==> flow/design.v <==
module DOUBLY_PIPELINE(clk,xi,yi,r,ang,xf,yf);
input signed[15:0] xi,yi;
input clk;
output reg signed [15:0] r,ang;
output reg signed [15:0] xf,yf;
 wire signed [15:0] ri,angi;
 wire  signed [15:0] xfi,yfi;
wire  signed [15:0] g1,g2,g3,g4,g5,g6,g7,g8;
ROTATING x1(clk,xi,yi,g1,g2,g3,g4,g5,g6,g7,g8,xfi,yfi);     
VECTORING x2(clk,xi,yi,g1,g2,g3,g4,g5,g6,g7,g8,ri,angi);  
always @(*)
begin 
xf<=xfi;
yf<=yfi;  
r<=ri;
ang<=angi;
end
endmodule
module ROTATING(clk,xi,yi,a1,a2,a3,a4,a5,a6,a7,a8,xf,yf);
input signed[15:0] xi,yi;
input   signed [15:0] a1,a2,a3,a4,a5,a6,a7,a8;
input clk;
output reg  signed [15:0] xf,yf;
reg  signed [15:0] x1,x2,x3,x4,x5,x6,x7,x8;
reg  signed [15:0] y1,y2,y3,y4,y5,y6,y7,y8;
wire signed [15:0] angle45,angle26,angle14,angle7,angle3_5,angle1_79,angle0_89,angle0_44;
reg  signed [15:0] angle_i [8:0];  
wire signed [15:0] s = 16'd607;
assign angle45 = 16'd4500;
assign angle26 = 16'd2657;
assign angle14 = 16'd1404;
assign angle7 = 16'd713;
assign angle3_5 = 16'd358;
assign angle1_79 = 16'd179;
assign angle0_89 = 16'd89;
assign angle0_44 = 16'd44;
always @(posedge clk)
begin  
    angle_i[0] <= angle45 ;
	    x1<= xi + yi;   
		y1<= yi - xi;
	   if (angle_i[0] > a2)
		begin 
		x2<= x1 - (y1>>>1);  
		y2<= y1 + (x1>>>1); 
		angle_i[1] <= angle_i[0] - angle26 ; 
		end 
	   else
		begin 
		x2<= x1+(y1>>>1); 
		y2<= y1-(x1>>>1);
	    angle_i[1] <= angle_i[0] + angle26 ;  
	   end
	 if (angle_i[1] > a3)
	    begin 
		 angle_i[2] <= angle_i[1] - angle14 ;  
		  x3<= x2 - (y2>>>2); 
		  y3<= y2 +(x2>>>2);
		end 
		else 
		begin 
	      angle_i[2] <= angle_i[1] + angle14 ;  
		  x3<= x2+(y2>>>2); 
		  y3<= y2-(x2>>>2);
		end 
	if (angle_i[2] > a4)
	    begin 
		  angle_i[3] <= angle_i[2] - angle7 ;  
		  x4<= x3 - (y3>>>3); 
		  y4<= y3 +(x3>>>3);
		 end 
		else 
		begin 
	     angle_i[3] <= angle_i[2] + angle7 ;  
		  x4<= x3+(y3>>>3); 
		  y4<= y3-(x3>>>3);
		end 
		if (angle_i[3] > a5)
	    begin 
			angle_i[4] <= angle_i[3] - angle3_5 ;  
			x5<= x4 - (y4>>>4); 
			y5<= y4 + (x4>>>4);
		 end 
		else 
		begin
			angle_i[4] <= angle_i[3] + angle3_5 ;  
			x5<= x4+(y4>>>4); 
			y5<= y4-(x4>>>4);
		end 
	   if (angle_i[4] > a6)
	    begin 
			angle_i[5] <= angle_i[4] - angle1_79 ;  
			x6<= x5 - (y5>>>5); 
			y6<= y5 +(x5>>>5);
		end
		else 
		begin 
	       angle_i[5] <= angle_i[4] + angle1_79 ;  
		   x6<= x5+(y5>>>5); 
		   y6<= y5-(x5>>>5);
		end 
		if (angle_i[5] > a7)
	    begin 
			angle_i[6] <= angle_i[5] - angle0_89 ;  
			x7<= x6 - (y6>>>6); 
			y7<= y6 +(x6>>>6);
		end
		else 
		begin 
			angle_i[6] <= angle_i[5] + angle0_89;  
			x7<= x6+(y6>>>6); 
			y7<= y6-(x6>>>6);
		end 
		if (angle_i[6] > a8)
	     begin 
			angle_i[7] <= angle_i[6] - angle0_44 ;  
			x8<= x7 - (y7>>>7); 
			y8<= y7 +(x7>>>7);
		 end 
		 else 
         begin 	     
			angle_i[7] <= angle_i[6] + angle0_44 ;  
			x8<= x7+(y7>>>7); 
			y8<= y7-(x7>>>7);
		 end  
      xf <=  (s*x8)/1000 ;
      yf <=  (s*y8)/1000 ;	  
end 
endmodule
module VECTORING(clk,a0,b0,ang1,ang2,ang3,ang4,ang5,ang6,ang7,ang8,r,ang);
input signed[15:0]a0,b0;
input clk;
  output reg signed [15:0]r,ang;  
  output reg signed[15:0] ang1,ang2,ang3,ang4,ang5,ang6,ang7,ang8;  
  reg signed [15:0] a1,a2,a3,a4,a5,a6,a7,a8;
  reg signed [15:0] b1,b2,b3,b4,b5,b6,b7,b8;
  reg signed[15:0] angle_x1,angle_x2,angle_x3,angle_x4,angle_x5,angle_x6,angle_x7,angle_x8;
wire signed [15:0] v = 16'd0607;
wire [15:0] angle_c0 = 16'd4500;
wire [15:0] angle_c1 = 16'd2657;
wire [15:0] angle_c2 = 16'd1404;
wire [15:0] angle_c3 = 16'd713;
wire [15:0] angle_c4 = 16'd358;
wire [15:0] angle_c5 = 16'd179;
wire [15:0] angle_c6 = 16'd089;
wire [15:0] angle_c7 = 16'd044; 
  always @ (posedge clk)
   begin
      a1<=a0+b0;
      b1<=b0-a0;
      angle_x1 <= angle_c0;
	  ang1 <= angle_x1;
    if(b1 < 0)  
   begin
      a2<= a1 - (b1>>>1);
      b2<= b1 + (a1>>>1);
     angle_x2<=angle_x1-angle_c1;
	   ang2<= angle_x2;
     end
    else
   begin
      a2<=a1+(b1>>>1);
      b2<=b1-(a1>>>1);
      angle_x2<=angle_x1+angle_c1;
	  ang2<= angle_x2;
    end
     if(b2<0)
	begin
     a3<=a2-(b2>>>2);
     b3<=b2+(a2>>>2);
     angle_x3<=angle_x2-angle_c2;
	  ang3<= angle_x3;
     end
  	else
  	begin
      a3<=a2+(b2>>>2);
      b3<=b2-(a2>>>2);
      angle_x3<=angle_x2+angle_c2;
	  ang3<= angle_x3;
	end
     if(b3<0)
	begin
     a4<=a3-(b3>>>3);
     b4<=b3+(a3>>>3);
     angle_x4<=angle_x3-angle_c3;
	 ang4<=angle_x4;
     end
  	else
  	begin
      a4<=a3+(b3>>>3);
      b4<=b3-(a3>>>3);
     angle_x4<=angle_x3+angle_c3;
	 ang4<=angle_x4;
	end
     if(b4<0)
	begin
     a5<=a4-(b4>>>4);
     b5<=b4+(a4>>>4);
      angle_x5<=angle_x4-angle_c4;
	   ang5<=angle_x5;
     end
  	else
  	begin
      a5<=a4+(b4>>>4);
      b5<=b4-(a4>>>4);
      angle_x5<=angle_x4+angle_c4;
	   ang5<=angle_x5;
	end
     if(b5<0)
	begin
     a6<=a5-(b5>>>5);
     b6<=b5+(a5>>>5);
    angle_x6<=angle_x5-angle_c5;
	 ang6<=angle_x6;
     end
  	else
  	begin
      a6<=a5+(b5>>>5);
      b6<=b5-(a5>>>5);
      angle_x6<=angle_x5+angle_c5;
	  ang6<=angle_x6;
	end
     if(b6<0)
	begin
     a7<=a6-(b6>>>6);
     b7<=b6+(a6>>>6);
     angle_x7<=angle_x6-angle_c6;
	 ang7<=angle_x7;
     end
  	else
  	begin
     a7<=a6+(b6>>>6);
     b7<=b6-(a6>>>6);
      angle_x7<=angle_x6+angle_c6;
	  ang7<=angle_x7;
 	 end
     if(b7<0)
	begin
      a8<=a7-(b7>>>7);
      b8<=b7+(a7>>>7);
      angle_x8<=angle_x7-angle_c7;
	  ang8<=angle_x8;
     end
  	else
      begin
      a8<=a7+(b7>>>7);
      b8<=b7-(a7>>>7);
       angle_x8<=angle_x7-angle_c7;
	   ang8<=angle_x8;
     end
r<=v*a8/1000;
ang<=angle_x8;
end
endmodule
# From RTL to reports: DOUBLY_PIPELINE
# Each step is given for the RTL above and for the edited RTL.
# "orig" refers to lines of the RTL above, "edited" to lines of the edited file.
# "delta" is "edited" less "orig", of the values as shown.
# Operators: Yosys type, input widths -> output width; for muxes data width and select width s.
# Cell names lack the library's common part.
# Not given: -
[inputs] design="DOUBLY_PIPELINE" clock_port="clk" library="sky130hd" corner="tt_025C_1v80"

# The edit
# Unified diff, file above to edited file.
# The edit is scripted: it alters the design's behaviour and was not made to optimise anything.
# begin of diff
@@ -133,5 +133,5 @@
   output reg signed [15:0]r,ang;  
   output reg signed[15:0] ang1,ang2,ang3,ang4,ang5,ang6,ang7,ang8;  
-  reg signed [15:0] a1,a2,a3,a4,a5,a6,a7,a8;
+  reg signed [19:0] a1,a2,a3,a4,a5,a6,a7,a8;
   reg signed [15:0] b1,b2,b3,b4,b5,b6,b7,b8;
   reg signed[15:0] angle_x1,angle_x2,angle_x3,angle_x4,angle_x5,angle_x6,angle_x7,angle_x8;
# end of diff

# Word-level counts
# Source: Yosys, flattened and elaborated. Widths are those after wreduce; folded enables and synchronous resets count as part of the registers. Registers that Yosys merges into a memory's read port (data or address) are not register bits. Print and check cells do not count.
[op_classes] element="add_sub_neg" orig=73 edited=78 delta=5
[op_classes] element="n_mul" orig=3 edited=3 delta=0
[op_classes] element="div_mod_pow" orig=3 edited=3 delta=0
[op_classes] element="cmp" orig=14 edited=14 delta=0
[op_classes] element="n_eq" orig=0 edited=0 delta=0
[op_classes] element="shift" orig=0 edited=0 delta=0
[op_classes] element="muxes" orig=39 edited=39 delta=0
[op_classes] element="bitwise" orig=0 edited=0 delta=0
[op_classes] element="n_reduce_logical" orig=0 edited=0 delta=0
[ops] operator="$mux 16" orig=37 edited=30 delta=-7
[ops] operator="$mux 20" orig=0 edited=7 delta=7
[ops] operator="$add 16x16->16" orig=1 edited=5 delta=4
[ops] operator="$sub 16x16->16" orig=1 edited=5 delta=4
[ops] operator="$add 16x10->16" orig=4 edited=2 delta=-2
[ops] operator="$add 16x11->16" orig=4 edited=2 delta=-2
[ops] operator="$add 16x12->16" orig=4 edited=2 delta=-2
[ops] operator="$add 16x13->16" orig=4 edited=2 delta=-2
[ops] operator="$sub 16x10->16" orig=4 edited=2 delta=-2
[ops] operator="$sub 16x11->16" orig=4 edited=2 delta=-2
[ops] operator="$sub 16x12->16" orig=4 edited=2 delta=-2
[ops] operator="$sub 16x13->16" orig=4 edited=2 delta=-2
[ops] operator="$add 16x14->16" orig=4 edited=3 delta=-1
[ops] operator="$sub 16x14->16" orig=4 edited=3 delta=-1
[ops] operator="$add 16x9->16" orig=3 edited=2 delta=-1
[ops] operator="$mul 11x16->27 const A" orig=3 edited=2 delta=-1
[ops] operator="$sub 16x9->16" orig=3 edited=2 delta=-1
[ops] operator="$add 16x15->16" orig=2 edited=3 delta=1
[ops] operator="$sub 16x15->16" orig=2 edited=3 delta=1
[ops] operator="$add 16x16->17" orig=0 edited=1 delta=1
[ops] operator="$add 17x15->18" orig=0 edited=1 delta=1
[ops] operator="$add 20x10->20" orig=0 edited=1 delta=1
[ops] operator="$add 20x11->20" orig=0 edited=1 delta=1
[ops] operator="$add 20x12->20" orig=0 edited=1 delta=1
[ops] operator="$add 20x13->20" orig=0 edited=1 delta=1
[ops] operator="$add 20x14->20" orig=0 edited=1 delta=1
[ops] operator="$add 20x9->20" orig=0 edited=1 delta=1
[ops] operator="$mul 11x20->31 const A" orig=0 edited=1 delta=1
# Operator kinds equal on both sides are left out: 19.
# The list need not be complete.
[bits] element="register_bits" orig=823 edited=868 delta=45
[bits] element="latch_bits" orig=0 edited=0 delta=0
[bits] element="ramBits" orig=0 edited=0 delta=0
[bits] element="rom_bits" orig=0 edited=0 delta=0
[bits] element="clocked_rd_ports_x_width" orig=0 edited=0 delta=0
[bits] element="n_memories" orig=0 edited=0 delta=0
[bits] element="inputBits" orig=33 edited=33 delta=0
[bits] element="out_inout_bits" orig=64 edited=64 delta=0
[bits] element="elab_cells" orig=184 edited=190 delta=6

# Logic depth
# Depth = most cells in a row (Yosys ltp): at word level without a register or memory, in the mapped netlist without a sequential cell, where the memories' decode and read muxes count.
[depth] element="ltp_word" orig=2 edited=2 delta=0
[depth] element="ABC_AREA" orig="0" edited="0"
[depth] element="depth_mapped" orig=75 edited=87 delta=12
[depth] element="ltp_nobuf" orig=65 edited=76 delta=11

# Netlist
# Source: synth_stat.txt of the flow (Yosys; design flattened, memories mapped). It holds for the ABC_AREA given above (unset counts as 0); a run with the other value may have another netlist.
[by_type] type="xor2_1" orig=379 edited=465 delta=86
[by_type] type="a21oi_1" orig=737 edited=809 delta=72
[by_type] type="xnor2_1" orig=665 edited=735 delta=70
[by_type] type="inv_1" orig=1018 edited=1080 delta=62
[by_type] type="nand3_1" orig=171 edited=123 delta=-48
[by_type] type="clkbuf_1" orig=164 edited=117 delta=-47
[by_type] type="ha_1" orig=909 edited=952 delta=43
[by_type] type="nor3_1" orig=227 edited=190 delta=-37
[by_type] type="mux2i_1" orig=115 edited=79 delta=-36
[by_type] type="dfxtp_1" orig=750 edited=777 delta=27
[by_type] type="nand2_1" orig=425 edited=400 delta=-25
[by_type] type="a211oi_1" orig=84 edited=59 delta=-25
[by_type] type="o21bai_1" orig=190 edited=214 delta=24
[by_type] type="o211ai_1" orig=79 edited=58 delta=-21
[by_type] type="fa_1" orig=256 edited=276 delta=20
[by_type] type="and3_1" orig=64 edited=45 delta=-19
[by_type] type="or2_2" orig=30 edited=49 delta=19
[by_type] type="nor2_1" orig=634 edited=617 delta=-17
# Cell types equal on both sides are left out: 21.
# The list need not be complete.
[mapped] element="stdcells" orig=8922 edited=8970 delta=48
[mapped] element="area_mm2" orig=0.0741887 edited=0.0757151 delta=0.0015264
[mapped] element="seqArea_mm2" orig=0.0150144 edited=0.0155549 delta=0.0005405
[mapped] element="flip_flops" orig=750 edited=777 delta=27
[mapped] element="buf_cells" orig=226 edited=158 delta=-68
# By module: a second synthesis without flattening, with its own total; a netlist apart from the flattened one above.
[unflattened] element="cells_unflattened" orig=9321 edited=9770 delta=449
[unflattened] element="area_unflattened_mm2" orig=0.0777846 edited=0.0817922 delta=0.0040076
# Rows give one instance, submodules left out.
[modules_orig] module="ROTATING" n_inst=1 cells=5512 mod_area_mm2=0.0449356
[modules_orig] module="VECTORING" n_inst=1 cells=3809 mod_area_mm2=0.032849
[modules_orig] module="DOUBLY_PIPELINE" n_inst=1 cells=0 mod_area_mm2=0
[modules_edited] module="ROTATING" n_inst=1 cells=5512 mod_area_mm2=0.0449356
[modules_edited] module="VECTORING" n_inst=1 cells=4258 mod_area_mm2=0.0368566
[modules_edited] module="DOUBLY_PIPELINE" n_inst=1 cells=0 mod_area_mm2=0

# Path before layout
# OpenSTA on the mapped netlist: ideal clock, no wires. The path of least setup slack (recovery checks aside). Input and output delay are each 20% of the period. Register names are those of the netlist, which keeps one name where synthesis merged equal registers.
[synth_timing] element="path_kind" orig="reg2reg" edited="reg2reg"
[synth_timing] element="from" orig="reg x2.a8[15]" edited="reg x1.x8[1]"
[synth_timing] element="to" orig="reg x2.r[14]" edited="reg x1.xf[14]"
[synth_timing] element="tclk_ps" orig=25000 edited=25000 delta=0
[synth_timing] element="setup_ps" orig=72 edited=125 delta=53
[synth_timing] element="t_first_pin_ps" orig=0 edited=0 delta=0
[synth_timing] element="arrival_ps" orig=17299 edited=19637 delta=2338
[synth_timing] element="required_ps" orig=24928 edited=24875 delta=-53
[synth_timing] element="slack_ps" orig=7629 edited=5238 delta=-2391
[synth_timing] element="delay_ps" orig=17371 edited=19762 delta=2391
[synth_timing] element="driving_pins" orig=67 edited=78 delta=11
[synth_timing] element="n_path_buf" orig=8 edited=5 delta=-3
[synth_timing] element="synth_period_reached_ps" orig=17371 edited=19762 delta=2391
# "delay_ps" is the arrival time less input delay plus setup time.
# "driving_pins" counts driving pins, that of a launching flip-flop among them; a cell with two outputs on the path counts twice.
# "synth_period_reached_ps" = period - worst setup slack (recovery checks aside). The figure is calculated, with input and output delays left at 20% of the set period.
# Between the ends stands the longest chain of elaborated cells between them, by number of cells; it is not shown to be the way that was timed. Of several equally long chains one is given.
# A line is the first line of the expression or statement that the cell stems from. Yosys adds cells for indexed reads and writes and turns some case tables into memories.
[synth_via_orig] path_cell_list="dfxtp_1 -> fa_1 -> ha_1 -> fa_1 -> fa_1 -> inv_1 -> fa_1 -> inv_1 -> ha_1 -> buf_2 -> a21oi_1 -> o21ai_0 -> nor2_1 -> a31oi_2 -> a221o_2 -> xnor2_1 -> or3_1 -> or3_1 -> [... 31 more ...] -> mux2i_1 -> o22a_1 -> nor3_2 -> o41ai_4 -> a41oi_2 -> a41oi_1 -> a32oi_1 -> buf_4 -> a2111oi_1 -> a211o_1 -> and4_1 -> clkbuf_1 -> nor2_1 -> a31oi_1 -> ha_1 -> nand2_1 -> o21ai_0 -> xnor2_1" elab_chain_len=2 cells_between=2 cone_lines=1 classes_between="mul: 1; div: 1"
[synth_rtl_orig] element="start, declared" line=135 source="reg signed [15:0] a1,a2,a3,a4,a5,a6,a7,a8;"
[synth_rtl_orig] element="start, assigned" line=239 source="a8<=a7-(b7>>>7);"
[synth_rtl_orig] element="start, assigned" line=246 source="a8<=a7+(b7>>>7);"
[synth_rtl_orig] element="$mul 11x16->27" line=251 source="r<=v*a8/1000;"
[synth_rtl_orig] element="$div 32x11->32" line=251
[synth_rtl_orig] element="end, assigned" line=251
[synth_rtl_orig] element="end, declared" line=133 source="output reg signed [15:0]r,ang;"
[synth_via_edited] path_cell_list="dfxtp_1 -> inv_1 -> fa_1 -> inv_1 -> ha_1 -> fa_1 -> ha_1 -> inv_1 -> fa_1 -> inv_1 -> ha_1 -> a21o_1 -> a21oi_1 -> o21bai_1 -> a21oi_1 -> o21ai_1 -> a21oi_1 -> xnor2_1 -> [... 42 more ...] -> o31ai_2 -> a211oi_1 -> a221o_1 -> nand2_1 -> nor2_1 -> a21boi_2 -> mux2i_1 -> xnor2_1 -> nor4_1 -> mux2i_1 -> or3_1 -> buf_2 -> o21ai_0 -> a211oi_1 -> ha_1 -> and3_1 -> a31oi_1 -> xor2_1" elab_chain_len=2 cells_between=2 cone_lines=1 classes_between="mul: 1; div: 1"
[synth_rtl_edited] element="start, declared" line=24 source="reg  signed [15:0] x1,x2,x3,x4,x5,x6,x7,x8;"
[synth_rtl_edited] element="start, assigned" line=117 source="x8<= x7 - (y7>>>7);"
[synth_rtl_edited] element="start, assigned" line=123 source="x8<= x7+(y7>>>7);"
[synth_rtl_edited] element="$mul 11x16->27" line=126 source="xf <=  (s*x8)/1000 ;"
[synth_rtl_edited] element="$div 32x11->32" line=126
[synth_rtl_edited] element="end, assigned" line=126
[synth_rtl_edited] element="end, declared" line=23 source="output reg  signed [15:0] xf,yf;"

# Path in the finished layout
# From the final timing report of the runs of set A: the path of least setup slack in the routed layout; clock arrival at registers is part of the times.
# The path's times are printed in steps of 10 ps; the period is the one set.
[layout_timing] element="path_kind" orig="reg2reg" edited="reg2reg"
[layout_timing] element="from" orig="reg x2.a8[5]" edited="reg x1.y8[2]"
[layout_timing] element="to" orig="reg x2.r[14]" edited="reg x1.yf[7]"
[layout_timing] element="tclk_ps" orig=22500 edited=22500 delta=0
[layout_timing] element="setup_ps" orig=70 edited=70 delta=0
[layout_timing] element="t_first_pin_ps" orig=680 edited=680 delta=0
[layout_timing] element="arrival_ps" orig=21580 edited=21910 delta=330
[layout_timing] element="required_ps" orig=23090 edited=23090 delta=0
[layout_timing] element="slack_ps" orig=1510 edited=1180 delta=-330
[layout_timing] element="driving_pins" orig=63 edited=71 delta=8
[layout_timing] element="n_path_buf" orig=1 edited=3 delta=2
# Between the ends stands the longest chain of elaborated cells between them, by number of cells; it is not shown to be the way that was timed. Of several equally long chains one is given.
[layout_via_orig] path_cell_list="dfxtp_1 -> inv_1 -> fa_1 -> inv_1 -> ha_1 -> fa_1 -> fa_1 -> inv_1 -> fa_1 -> inv_1 -> ha_1 -> a21oi_1 -> o211ai_1 -> o211ai_1 -> a31oi_2 -> a221o_2 -> xnor2_2 -> buf_4 -> [... 27 more ...] -> nor2_2 -> a31oi_4 -> mux2i_1 -> o22a_1 -> nor3_2 -> o41ai_4 -> a41o_1 -> o21ai_0 -> a32o_1 -> o21ai_1 -> mux2_2 -> a221oi_1 -> o211ai_1 -> a31oi_1 -> ha_1 -> nand2_1 -> o21ai_0 -> xnor2_1" elab_chain_len=2 cells_between=2 cone_lines=1 classes_between="mul: 1; div: 1"
[layout_rtl_orig] element="start, declared" line=135 source="reg signed [15:0] a1,a2,a3,a4,a5,a6,a7,a8;"
[layout_rtl_orig] element="start, assigned" line=239 source="a8<=a7-(b7>>>7);"
[layout_rtl_orig] element="start, assigned" line=246 source="a8<=a7+(b7>>>7);"
[layout_rtl_orig] element="$mul 11x16->27" line=251 source="r<=v*a8/1000;"
[layout_rtl_orig] element="$div 32x11->32" line=251
[layout_rtl_orig] element="end, assigned" line=251
[layout_rtl_orig] element="end, declared" line=133 source="output reg signed [15:0]r,ang;"
[layout_via_edited] path_cell_list="dfxtp_1 -> inv_1 -> fa_1 -> inv_1 -> ha_1 -> fa_1 -> ha_1 -> inv_1 -> fa_1 -> inv_1 -> ha_1 -> a21o_1 -> a21oi_1 -> o21bai_1 -> a21oi_1 -> xnor2_1 -> or3_1 -> or4_4 -> [... 35 more ...] -> buf_4 -> buf_4 -> maj3_1 -> mux2_2 -> or2_2 -> mux2i_1 -> nand3_1 -> o311a_1 -> a311o_1 -> o311ai_2 -> nand2_1 -> inv_1 -> a221oi_1 -> nor3_1 -> a311oi_1 -> or4b_1 -> o41ai_1 -> xor2_1" elab_chain_len=2 cells_between=2 cone_lines=1 classes_between="mul: 1; div: 1"
[layout_rtl_edited] element="start, declared" line=25 source="reg  signed [15:0] y1,y2,y3,y4,y5,y6,y7,y8;"
[layout_rtl_edited] element="start, assigned" line=118 source="y8<= y7 +(x7>>>7);"
[layout_rtl_edited] element="start, assigned" line=124 source="y8<= y7-(x7>>>7);"
[layout_rtl_edited] element="$mul 11x16->27" line=127 source="yf <= (s*y8)/1000 ;"
[layout_rtl_edited] element="$div 32x11->32" line=127
[layout_rtl_edited] element="end, assigned" line=127
[layout_rtl_edited] element="end, declared" line=23 source="output reg  signed [15:0] xf,yf;"

# Flow runs
# Both versions went through the flow (Yosys, OpenROAD) with the same settings in each pair. Constraints: input delay and output delay 20% of the set period each, output load 0.01 pF.
[settings_set_A] CORE_UTILIZATION=40 period_ns=22.5 CAP_MARGIN=20 CORE_MARGIN=2 SLEW_MARGIN=20
[measured_set_A] element="yosys_chip_area_mm2" orig=0.0741887 edited=0.0757151 delta=0.0015264
[measured_set_A] element="die_footprint_mm2" orig=0.188934 edited=0.192782 delta=0.003848
[measured_set_A] element="cell_area_final_mm2" orig=0.0809902 edited=0.0838892 delta=0.0028990
[measured_set_A] element="post_route_util_pct" orig=43.8 edited=44.6 delta=0.8
[measured_set_A] element="setup_worst_slack_ps" orig=1514 edited=1182 delta=-332
[measured_set_A] element="tns_ps" orig=0 edited=0 delta=0
[measured_set_A] element="fin_hold_ws_ps" orig=326 edited=294 delta=-32
[measured_set_A] element="achievedPeriod_ps" orig=20986 edited=21318 delta=332
[settings_set_B] CORE_MARGIN=4 CORE_UTILIZATION=39 GPL_TIMING_DRIVEN=0 HOLD_SLACK_MARGIN=0.16 PLACE_DENSITY_LB_ADDON=0.2 SLEW_MARGIN=5 TNS_END_PERCENT=55 period_ns=28.5 CAP_MARGIN=20
[measured_set_B] element="yosys_chip_area_mm2" orig=0.0741887 edited=0.0757151 delta=0.0015264
[measured_set_B] element="die_footprint_mm2" orig=0.197269 edited=0.201255 delta=0.003986
[measured_set_B] element="cell_area_final_mm2" orig=0.0816258 edited=0.0828745 delta=0.0012487
[measured_set_B] element="post_route_util_pct" orig=43.3 edited=43.0 delta=-0.3
[measured_set_B] element="setup_worst_slack_ps" orig=7285 edited=4686 delta=-2599
[measured_set_B] element="tns_ps" orig=0 edited=0 delta=0
[measured_set_B] element="fin_hold_ws_ps" orig=329 edited=324 delta=-5
[measured_set_B] element="achievedPeriod_ps" orig=21215 edited=23814 delta=2599
# "achievedPeriod_ps" is the run's clock period less its worst setup slack. It is reckoned from that one timing run; input and output delays stay at 20% of the period that was set.
